==> flow/design.v <==
`timescale 1ns/1ns
module alu(
    input [3:0] op,
    input [WIDTH-1:0] a,
    input [WIDTH-1:0] b,
    output reg [WIDTH-1:0] result,
    input [3:0] cc_in,
    output logic [3:0] cc_out
);
parameter WIDTH = 16;
wire a_neg = a[WIDTH-1];
wire b_neg = b[WIDTH-1];
wire result_neg = result[WIDTH-1];
wire [WIDTH-1:0] carry_in = { 15'b0, cc_in[1] };
typedef enum logic [1:0] {
    CC_WB_NONE,
    CC_WB_NZCV,
    CC_WB_NZ
} cc_wb_type;
cc_wb_type cc_wb;
always_comb begin
    cc_out = cc_in;
    cc_wb = CC_WB_NONE;
    case (op)
          4'b0000: begin
            result = a + b;
        end
          4'b0001: begin
            cc_wb = CC_WB_NZCV;
            result = a + b + carry_in;
        end
          4'b0010: begin
            cc_wb = CC_WB_NZCV;
            result = a + b + carry_in;
        end
          4'b0011: begin
            cc_wb = CC_WB_NZCV;
            result = a - b;
        end
          4'b0100: begin
            cc_wb = CC_WB_NZCV;
            result = a - b - carry_in;
        end
          4'b0101: begin
            cc_wb = CC_WB_NZ;
            result = a & b;
        end
          4'b0110: begin
            cc_wb = CC_WB_NZ;
            result = a | b;
        end
          4'b0111: begin
            cc_wb = CC_WB_NZ;
            result = a ^ b;
        end
          4'b1000: begin
            cc_wb = CC_WB_NZ;
            result = a << b;
        end
          4'b1001: begin
            cc_wb = CC_WB_NZ;
            result = a >> b;
        end
          4'b1010: begin
            cc_wb = CC_WB_NZ;
            result = $signed(a) >>> b;  
        end
          4'b1011: begin
            cc_wb = CC_WB_NZ;
            result = ($signed(a) >>> b) | (a << (WIDTH-b));  
        end
          4'b1100: result = a + b;
          4'b1101: result = a + b;
                  default: result = 16'bX;
    endcase
    if (cc_wb == CC_WB_NZ || cc_wb == CC_WB_NZCV) begin
        cc_out[3] = result_neg;
        cc_out[2] = result == 16'b0;
    end
    if (cc_wb == CC_WB_NZCV) begin
        cc_out[1] = (a_neg & b_neg) ||  
            ((a_neg ^ b_neg) && !result_neg);  
        cc_out[0] = !(a_neg ^ b_neg) && (a_neg ^ result_neg);
    end
end
endmodule
`timescale 1ns/1ns
module regfile(
    input clk,
    input rst,
    input [RADDRWIDTH-1:0] raddr_a,
    output logic [REGWIDTH-1:0] rdata_a,
    input [RADDRWIDTH-1:0] raddr_b,
    output logic [REGWIDTH-1:0] rdata_b,
    input [RADDRWIDTH-1:0] raddr_c,
    output logic [REGWIDTH-1:0] rdata_c,
    input we,
    input [RADDRWIDTH-1:0] waddr,
    input [REGWIDTH-1:0] wdata
);
parameter RADDRWIDTH = 3;
parameter REGWIDTH = 16;
reg [REGWIDTH-1:0] r[2**RADDRWIDTH-1:1];
always_comb begin
    if (raddr_a != 0)
        rdata_a = r[raddr_a];
    else
        rdata_a = 0;
    if (raddr_b != 0)
        rdata_b = r[raddr_b];
    else
        rdata_b = 0;
    if (raddr_c != 0)
        rdata_c = r[raddr_c];
    else
        rdata_c = 0;
end
always_ff @(posedge clk) begin
    if (rst) begin
        for (int i = 1; i < 2**RADDRWIDTH; i++)
            r[i] <= 0;
    end else begin
        if (we && waddr != 0) begin
            r[waddr] <= wdata;
        end
    end
end
endmodule
`timescale 1ns/1ns
module cpu(
    input clk,
    input rst,
    output [IADDRWIDTH-1:0] addr,
    input  [DWIDTH-1:0] rdata,
    output logic [DWIDTH-1:0] wdata,
    output re,
    output we
);
localparam IADDRWIDTH = 16;
localparam IWIDTH = 16;
localparam DADDRWIDTH = 16;
localparam DWIDTH = 16;
logic ifetch_active;
logic load_active;
logic store_active;
logic [IADDRWIDTH-1:0] ifetch_address;
logic [IADDRWIDTH-1:0] load_store_address;
assign addr = (load_active || store_active) ? load_store_address :
                ifetch_active ? ifetch_address : 16'dX;
wire ifetch_bus_cycle = ifetch_active && !(load_active || store_active);
assign re = ifetch_active || load_active;
assign we = store_active;
reg [IADDRWIDTH-1:0] pc;
logic [IADDRWIDTH-1:0] s1_ifetch;
logic [IADDRWIDTH-1:0] pc_next;
logic s1_ifetch_valid;
logic s2_to_s1_take_branch;
logic s2_to_s1_stall;
logic [IADDRWIDTH-1:0] s2_pc_next;
assign ifetch_address = pc_next;
always_comb begin
    if (rst) begin
        pc_next = 16'hffff;
        ifetch_active = 0;
    end else if (s2_to_s1_stall) begin
        pc_next = pc;
        ifetch_active = 1;
    end else begin
        pc_next = s2_to_s1_take_branch ? s2_pc_next : pc + 16'd1;  
        ifetch_active = 1;
    end
    s1_ifetch = rdata;  
end
always_ff @(posedge clk) begin
    pc <= pc_next;
    s1_ifetch_valid <= ifetch_bus_cycle;
end
reg [IADDRWIDTH-1:0] ir;
reg [15:0] mem_immediate;
logic [15:0] mem_immediate_next;
reg [15:0] reg_lr;
reg [15:0] reg_sp;
reg [3:0]  reg_cc;
logic [15:0] reg_lr_next;
logic [15:0] reg_sp_next;
logic [3:0]  reg_cc_next;
wire reg_cc_n = reg_cc[3];
wire reg_cc_z = reg_cc[2];
wire reg_cc_c = reg_cc[1];
wire reg_cc_v = reg_cc[0];
wire [4:0] op = ir[15:11];
wire [3:0] alu_op = ir[14:11];
wire [2:0] reg_d = ir[10:8];
wire [2:0] reg_a = ir[7:5];
wire [1:0] reg_b_addr_mode = ir[4:3];
wire [2:0] reg_b = ir[2:0];
wire [15:0] reg_b_imm = ir[3] ? { 12'b111111111111, ir[3:0] } : { 12'b0, ir[3:0] };
wire is_load = (op == 5'b01100);
wire is_store = (op == 5'b01101);
wire [3:0] branch_cc = ir[13:10];
wire [15:0] branch_short_offset = ir[9] ? { 6'b111111, ir[9:0] } : { 6'b0, ir[9:0] };
wire branch_link = ir[9];
wire branch_reg_special = ir[3];
wire [2:0] branch_reg = reg_b;
logic [15:0] reg_a_out;
logic [15:0] reg_b_out;
logic [15:0] reg_d_out;
logic [15:0] alu_a_in;
logic [15:0] alu_b_in;
logic [15:0] alu_result;
logic [3:0] alu_cc;
logic do_reg_writeback;
logic [15:0] writeback_result;
logic reg_d_special;
typedef enum logic [2:0] {
    DECODE,
    IR_IMMEDIATE,
    LS1,
    LS2,
    BRANCH_DELAY
} state_t;
state_t state;
state_t state_next;
always_comb begin
    state_next = state;
    mem_immediate_next = mem_immediate;
    reg_cc_next = reg_cc;
    reg_lr_next = reg_lr;
    reg_sp_next = reg_sp;
    reg_d_special = 1'bX;
    s2_pc_next = 16'bX;
    alu_a_in = 16'bX;
    alu_b_in = 16'bX;
    s2_to_s1_take_branch = 0;
    s2_to_s1_stall = 0;
    do_reg_writeback = 0;
    writeback_result = 16'bX;
    load_active = 0;
    store_active = 0;
    wdata = 16'bX;
    load_store_address = 16'bX;
    casez (op)
    5'b10???: begin  
        if (branch_cc != 4'b1111) begin
            case (state)
                DECODE: begin
                    s2_pc_next = pc + branch_short_offset;
                    case (branch_cc)
                          4'b0000: s2_to_s1_take_branch = reg_cc_z;
                          4'b0001: s2_to_s1_take_branch = !reg_cc_z;
                       4'b0010: s2_to_s1_take_branch = reg_cc_c;
                       4'b0011: s2_to_s1_take_branch = !reg_cc_c;
                          4'b0100: s2_to_s1_take_branch = reg_cc_n;
                          4'b0101: s2_to_s1_take_branch = !reg_cc_n;
                          4'b0110: s2_to_s1_take_branch = reg_cc_v;
                          4'b0111: s2_to_s1_take_branch = !reg_cc_v;
                          4'b1000: s2_to_s1_take_branch = reg_cc_v && !reg_cc_z;
                          4'b1001: s2_to_s1_take_branch = !reg_cc_v || reg_cc_z;
                          4'b1010: s2_to_s1_take_branch = reg_cc_n == reg_cc_v;
                          4'b1011: s2_to_s1_take_branch = reg_cc_n != reg_cc_v;
                          4'b1100: s2_to_s1_take_branch = !reg_cc_z && (reg_cc_n == reg_cc_v);
                          4'b1101: s2_to_s1_take_branch = reg_cc_z || (reg_cc_n != reg_cc_v);
                          4'b1110: s2_to_s1_take_branch = 1;
                          4'b1111: s2_to_s1_take_branch = 0;
                    endcase
                    if (s2_to_s1_take_branch) begin
                        state_next = BRANCH_DELAY;
                    end
                end
                BRANCH_DELAY: begin
                    state_next = DECODE;
                end
                default: ;
            endcase
        end else if (branch_reg_special | branch_reg != 0) begin
            case (state)
                DECODE: begin
                    if (branch_reg_special) begin
                        case (branch_reg)
                            3'd0: s2_pc_next = reg_lr;
                            3'd1: s2_pc_next = reg_sp;
                            default: s2_pc_next = pc;  
                        endcase
                    end else begin
                        s2_pc_next = reg_b_out;
                    end
                    s2_to_s1_take_branch = 1;
                    state_next = BRANCH_DELAY;
                    if (branch_link) begin
                       reg_lr_next = pc;
                    end
                end
                BRANCH_DELAY: begin
                    state_next = DECODE;
                end
                default: ;
            endcase
        end else begin
            case (state)
                DECODE: begin
                    state_next = IR_IMMEDIATE;
                    mem_immediate_next = s1_ifetch;
                end
                IR_IMMEDIATE: begin
                    s2_pc_next = pc + mem_immediate;
                    s2_to_s1_take_branch = 1;
                    state_next = BRANCH_DELAY;
                    if (branch_link) begin
                       reg_lr_next = pc;
                    end
                end
                BRANCH_DELAY: begin
                    state_next = DECODE;
                end
                default: ;
            endcase
        end
    end  
    5'b00???,
    5'b010??: begin  
        alu_a_in = reg_a_out;
        writeback_result = alu_result;
        casez (reg_b_addr_mode)
            2'b0?: begin  
                alu_b_in = reg_b_imm;
                do_reg_writeback = 1;
                reg_cc_next = alu_cc;
            end
            2'b10: begin  
                alu_b_in = reg_b_out;
                do_reg_writeback = 1;
                reg_cc_next = alu_cc;
            end
            2'b11: begin  
                if (ir[2]) begin
                    case (state)
                        DECODE: begin
                            state_next = IR_IMMEDIATE;
                            mem_immediate_next = s1_ifetch;
                        end
                        IR_IMMEDIATE: begin
                            state_next = DECODE;
                            alu_b_in = mem_immediate;
                        end
                        default: ;
                    endcase
                end else begin
                    alu_b_in = 16'd0;
                end
                if (state_next == DECODE) begin
                    do_reg_writeback = 1;
                    reg_cc_next = alu_cc;
                    if (ir[1]) begin
                        do_reg_writeback = 0;
                        case (reg_d)
                            3'd0: reg_lr_next = alu_result;
                            3'd1: reg_sp_next = alu_result;
                            default: ;  
                        endcase
                    end
                    if (ir[0]) begin
                        case (reg_a)
                            3'd0: alu_a_in = reg_lr;
                            3'd1: alu_a_in = reg_sp;
                            default: alu_a_in = 16'd0;  
                        endcase
                    end
                end
            end
        endcase
    end  
    5'b0110?: begin  
        alu_a_in = reg_a_out;
        reg_d_special = 0;
        casez (reg_b_addr_mode)
            2'b0?: begin  
                alu_b_in = reg_b_imm;
            end
            2'b10: begin  
                alu_b_in = reg_b_out;
            end
            2'b11: begin  
                if (ir[2]) begin
                    case (state)
                        DECODE: begin
                            state_next = IR_IMMEDIATE;
                            mem_immediate_next = s1_ifetch;
                        end
                        IR_IMMEDIATE: begin
                            state_next = DECODE;
                            alu_b_in = mem_immediate;
                        end
                        default: ;
                    endcase
                end else begin
                    alu_b_in = 16'd0;
                end
                if (ir[1]) begin
                    reg_d_special = 1;
                end
                if (ir[0]) begin
                    case (reg_a)
                        3'd0: alu_a_in = reg_lr;
                        3'd1: alu_a_in = reg_sp;
                        default: alu_a_in = 16'd0;  
                    endcase
                end
            end
        endcase
        if (is_load) begin
            if (state_next != IR_IMMEDIATE) begin
                case (state)
                    IR_IMMEDIATE, DECODE: begin
                        state_next = LS1;
                        load_store_address = alu_result;
                        load_active = 1;
                        s2_to_s1_stall = 1;
                    end
                    LS1: begin
                        state_next = LS2;
                        s2_to_s1_stall = 1;
                        if (reg_d_special) begin
                            case (reg_d)
                                3'd0: reg_lr_next = rdata;
                                3'd1: reg_sp_next = rdata;
                                3'd2: ;  
                                3'd3: reg_cc_next = rdata[3:0];
                                default: ;  
                            endcase
                        end else begin
                            writeback_result = rdata;
                            do_reg_writeback = 1;
                        end
                    end
                    LS2: begin
                        state_next = DECODE;
                    end
                    default: ;
                endcase
            end
        end else begin
            if (state_next != IR_IMMEDIATE) begin
                case (state)
                    IR_IMMEDIATE, DECODE: begin
                        state_next = LS1;
                        load_store_address = alu_result;
                        store_active = 1;
                        s2_to_s1_stall = 1;
                        if (reg_d_special) begin
                            case (reg_d)
                                3'd0: wdata = reg_lr;
                                3'd1: wdata = reg_sp;
                                3'd2: wdata = pc;
                                3'd3: wdata = { 12'd0, reg_cc };
                                default: wdata = 16'd0;  
                            endcase
                        end else begin
                            wdata = reg_d_out;
                        end
                    end
                    LS1: begin
                        state_next = LS2;
                        s2_to_s1_stall = 1;
                    end
                    LS2: begin
                        state_next = DECODE;
                    end
                    default: ;
                endcase
            end
            if (state_next == LS1) begin
            end
        end
    end
    5'b0111?: begin  
    end
    5'b11???: begin  
    end
    endcase
end
always_ff @(posedge clk) begin
    if (rst) begin
        ir <= 0;
        state <= DECODE;
        mem_immediate <= 0;
        reg_cc <= 0;
        reg_lr <= 0;
        reg_sp <= 0;
    end else begin
        if (state_next == DECODE) begin
            if (s1_ifetch_valid) begin
                ir <= s1_ifetch;
            end else begin
                ir <= 0;  
            end
        end
        state <= state_next;
        mem_immediate <= mem_immediate_next;
        reg_cc <= reg_cc_next;
        reg_lr <= reg_lr_next;
        reg_sp <= reg_sp_next;
    end
end
regfile regs(
    .clk(clk),
    .rst(rst),
    .raddr_a(reg_a),
    .rdata_a(reg_a_out),
    .raddr_b(reg_b),
    .rdata_b(reg_b_out),
    .raddr_c(reg_d),
    .rdata_c(reg_d_out),
    .we(do_reg_writeback),
    .waddr(reg_d),
    .wdata(writeback_result)
);
alu alu(
    .op(alu_op),
    .a(alu_a_in),
    .b(alu_b_in),
    .result(alu_result),
    .cc_in(reg_cc),
    .cc_out(alu_cc)
);
endmodule
# From RTL to reports: cpu
# The steps from the RTL of cpu to its reports follow in flow order.
# Lines are those of the file above, counted from 1.
# Library cell names are shortened.
# A cell with -- has no value.
# design
design,cpu
clock_port,clk
lib,sky130hd
lib_corner,tt_025C_1v80

# Elaborated design
# Yosys after proc, flatten, opt, wreduce and memory -nomap, before mapping. Print and check cells are not counted.
# Memory sizes are those after Yosys's memory passes, which may raise the word count (mostly to a power of two), join words into wider ones and drop unused or constant bits.
# classes
addsub,8
eq_ne,69
shifts,5
muxes,148
bitwise,11
reduce_logical,49
# op_table
op,count
16-bit 2-to-1 mux,65
16-bit parallel mux with 2-bit select,8
16-bit parallel mux with 11-bit select,1
16-bit parallel mux with 3-bit select,2
16-bit parallel mux with 4-bit select,1
4-bit equality test with constant B,14
16-bit adder,3
3-bit 2-to-1 mux,16
4-bit by 3-bit equality test with 1-bit output with constant B,10
16-bit OR,2
16-bit by 16-bit >>> shifter with 16-bit output,2
16-bit by 32-bit left shift with 16-bit output,1
1-bit 2-to-1 mux,30
3-bit parallel mux with 2-bit select,5
4-bit 2-to-1 mux,6
3-bit != test with constant B,7
2-bit != test with constant B,10
3-bit zero test,6
3-bit parallel mux with 3-bit select,2
5-bit by 16-bit subtractor with 17-bit output with constant A,1
16-bit by 1-bit adder with 16-bit output,1
16-bit by 1-bit subtractor with 16-bit output,1
16-bit by 1-bit adder with 16-bit output with constant B,1
16-bit subtractor,1
16-bit bitwise AND,1
16-bit bitwise XOR,1
16-bit by 16-bit left shift with 16-bit output,1
16-bit by 16-bit >> shifter with 16-bit output,1
# Other operator kinds: 39; their cells: 90.
# word_totals
regBits,88
ram_bits,128
n_memories,1
out_inout_bits,34
word_cells,299
# mem_list
memory,words,width,line,text
regs.r,8,16,103,reg [REGWIDTH-1:0] r[2**RADDRWIDTH-1:1];

# Logic depth
# Yosys ltp: most cells in a row. Word level: on the elaborated netlist, between registers, memories and ports. Mapped: between sequential cells and ports; inverters and the memories' decode and read muxes count.
# logic_depth
depth_word,19
ABC_AREA,0
depth_mapped,25
ltp_nobuf,21

# Netlist
# The flow's flattened synthesis, as Yosys stat reports it; memories are mapped. The netlist is that of the ABC_AREA named above (0 if unset); the other value can give another one.
# Totals and module areas in this step are rounded.
# types
type,count
edfxtp_1,128
dfxtp_1,101
mux2i_1,190
mux4_2,77
nor2_1,350
ha_1,84
nand2_1,211
a21oi_1,151
o21ai_0,107
clkbuf_1,127
nor3_1,80
a211oi_1,50
xnor2_1,42
inv_1,88
xor2_1,29
nand3_1,50
o22ai_1,40
o211ai_1,33
# Not listed: further types 93, cells in them 596.
# synth_totals
stdcells,2534
synth_area_um2,21730
flip_flops,229
buffers,180
# The figures by module come from a second, unflattened synthesis with its own total; it is not the netlist above.
# unflattened
hier_cells,2582
hier_area_um2,21510
# Each row is one instance without its submodules.
# modules
mod,instances,cells,area_um2,mod_seq_area_um2
cpu,1,1144,8258,1842
regfile,1,569,7257,3363
alu,1,869,5997,0.0

# Worst setup path after synthesis
# Path of least setup slack by OpenSTA after synthesis, without wires, with an ideal clock, recovery checks aside; 20% of the period is set as input and as output delay. Where synthesis merged equal registers, the netlist keeps one of their names.
# synth_path
kind,register -> output
startpoint,reg (name not given)
endpoint,out addr[15]
period_ns,10.0
output_delay_ns,2.000
launch_ns,0.000
arrival_ns,5.508
required_ns,8.000
slack_ns,2.492
delay_ns,5.508
stages,25
path_buffers,4
synth_period_reached_ns,7.508
# "delay_ns" is the arrival time less input delay plus setup time.
# A path that ends at an output port has no setup time.
# "stages" counts driving pins, that of a launching flip-flop among them; a cell with two outputs on the path counts twice.
# "synth_period_reached_ns" = period - worst setup slack (recovery checks aside). The figure is calculated, with input and output delays left at 20% of the set period.
# synth_via
cell_sequence,dfxtp_1 -> buf_6 -> and2_1 -> buf_6 -> a22o_1 -> nor3_2 -> nor2_2 -> inv_2 -> buf_2 -> clkbuf_1 -> ha_1 -> inv_1 -> fa_1 -> a21o_1 -> a211o_1 -> a211o_1 -> a41oi_1 -> xnor2_1 -> a2111oi_0 -> and4b_1 -> xnor3_1 -> nor2_1 -> nor4_2 -> nor2_1 -> a21o_1
# synth_rtl
item,line,text
to (decl),133,"output [IADDRWIDTH-1:0] addr,"
# Chain of elaborated cells between the ends: none given.

# Path in the finished layout
# From the final timing report of record 1: the path of least setup slack in the routed layout; clock arrival at registers is part of the times.
# layout_path
kind,register -> output
startpoint,reg ir[0]
endpoint,out addr[14]
period_ns,14.9
output_delay_ns,2.98
launch_ns,0.57
arrival_ns,9.09
required_ns,11.92
slack_ns,2.83
stages,23
path_buffers,3
# Between the ends stands the longest chain of elaborated cells between them, by number of cells; it is not shown to be the way that was timed. Of several equally long chains one is given.
# A line is the first line of the expression or statement that the cell stems from. Yosys adds cells for indexed reads and writes and turns some case tables into memories.
# At most two assigning lines are given for a register; there are more.
# layout_via
cell_sequence,dfxtp_1 -> buf_4 -> or3_1 -> nand2_1 -> nor3_2 -> nor2_2 -> buf_4 -> inv_2 -> ha_1 -> inv_1 -> fa_1 -> o21bai_1 -> a21oi_1 -> o21ai_0 -> a21oi_1 -> xnor2_1 -> or4b_1 -> or4_1 -> nor3b_1 -> xor2_1 -> a2111oi_1 -> a22oi_1 -> clkdlybuf4s50_1
elab_chain_len,12
cells_between,48
cone_classes,6 x add/sub; 1 x eq/ne; 5 x shift; 29 x mux; 5 x logic; 2 x reduce/logical
# layout_rtl
item,line,text
from (decl),178,reg [IADDRWIDTH-1:0] ir;
from (assign),483,ir <= 0;
from (assign),492,ir <= s1_ifetch;
3-bit nonzero test,109,if (raddr_b != 0)
16-bit 2-to-1 mux,109,
16-bit parallel mux with 3-bit select,323,casez (reg_b_addr_mode)
16-bit 2-to-1 mux,242,casez (op)
5-bit by 16-bit subtractor with 17-bit output,70,result = ($signed(a) >>> b) | (a << (WIDTH-b));
16-bit by 32-bit left shift with 16-bit output,70,
16-bit OR,70,
16-bit parallel mux with 11-bit select,24,case (op)
16-bit 2-to-1 mux,412,case (state)
16-bit 2-to-1 mux,411,if (state_next != IR_IMMEDIATE) begin
16-bit 2-to-1 mux,242,
16-bit 2-to-1 mux,148,assign addr = (load_active || store_active) ? load_store_address :
to (decl),133,"output [IADDRWIDTH-1:0] addr,"

# Below are 2 stored runs of the flow (Yosys, OpenROAD; platform sky130hd) on cpu, each with its settings and what was measured, unordered. Constraints: input delay and output delay 20% of the set period each, output load 0.01 pF.
# By "design_power_uw" is meant OpenSTA's value without simulated activity: inputs other than the clock are taken to toggle once in ten clock periods, and the tool carries that through the logic.
# Values from the reports are rounded here.
# Among the settings, . means not set for that run.
# Results: . = not shown.
item,record 1,record 2
CORE_UTILIZATION,40,59
period_ns,14.9,6.53
CAP_MARGIN,20,20
CORE_MARGIN,2,4
SLEW_MARGIN,20,20
CELL_PAD_IN_SITES_DETAIL_PLACEMENT,.,2
CELL_PAD_IN_SITES_GLOBAL_PLACEMENT,.,0
CORE_ASPECT_RATIO,.,1.06
CTS_CLUSTER_DIAMETER,.,196
CTS_CLUSTER_SIZE,.,97
GPL_TIMING_DRIVEN,.,1
MIN_ROUTING_LAYER,.,met2
PLACE_DENSITY_LB_ADDON,.,0.16
TNS_END_PERCENT,.,15
design_power_uw,3126,.
setup_ws_ns,2.829,.
synth_chip_area_um2,21730,.
hold_worst_slack_ns,0.516,.
post_route_util_pct,44.5,.
final_die_area_um2,56200,.
final_cell_area_um2,23910,.
# Record 2: stopped before the end: placement reported a tool error
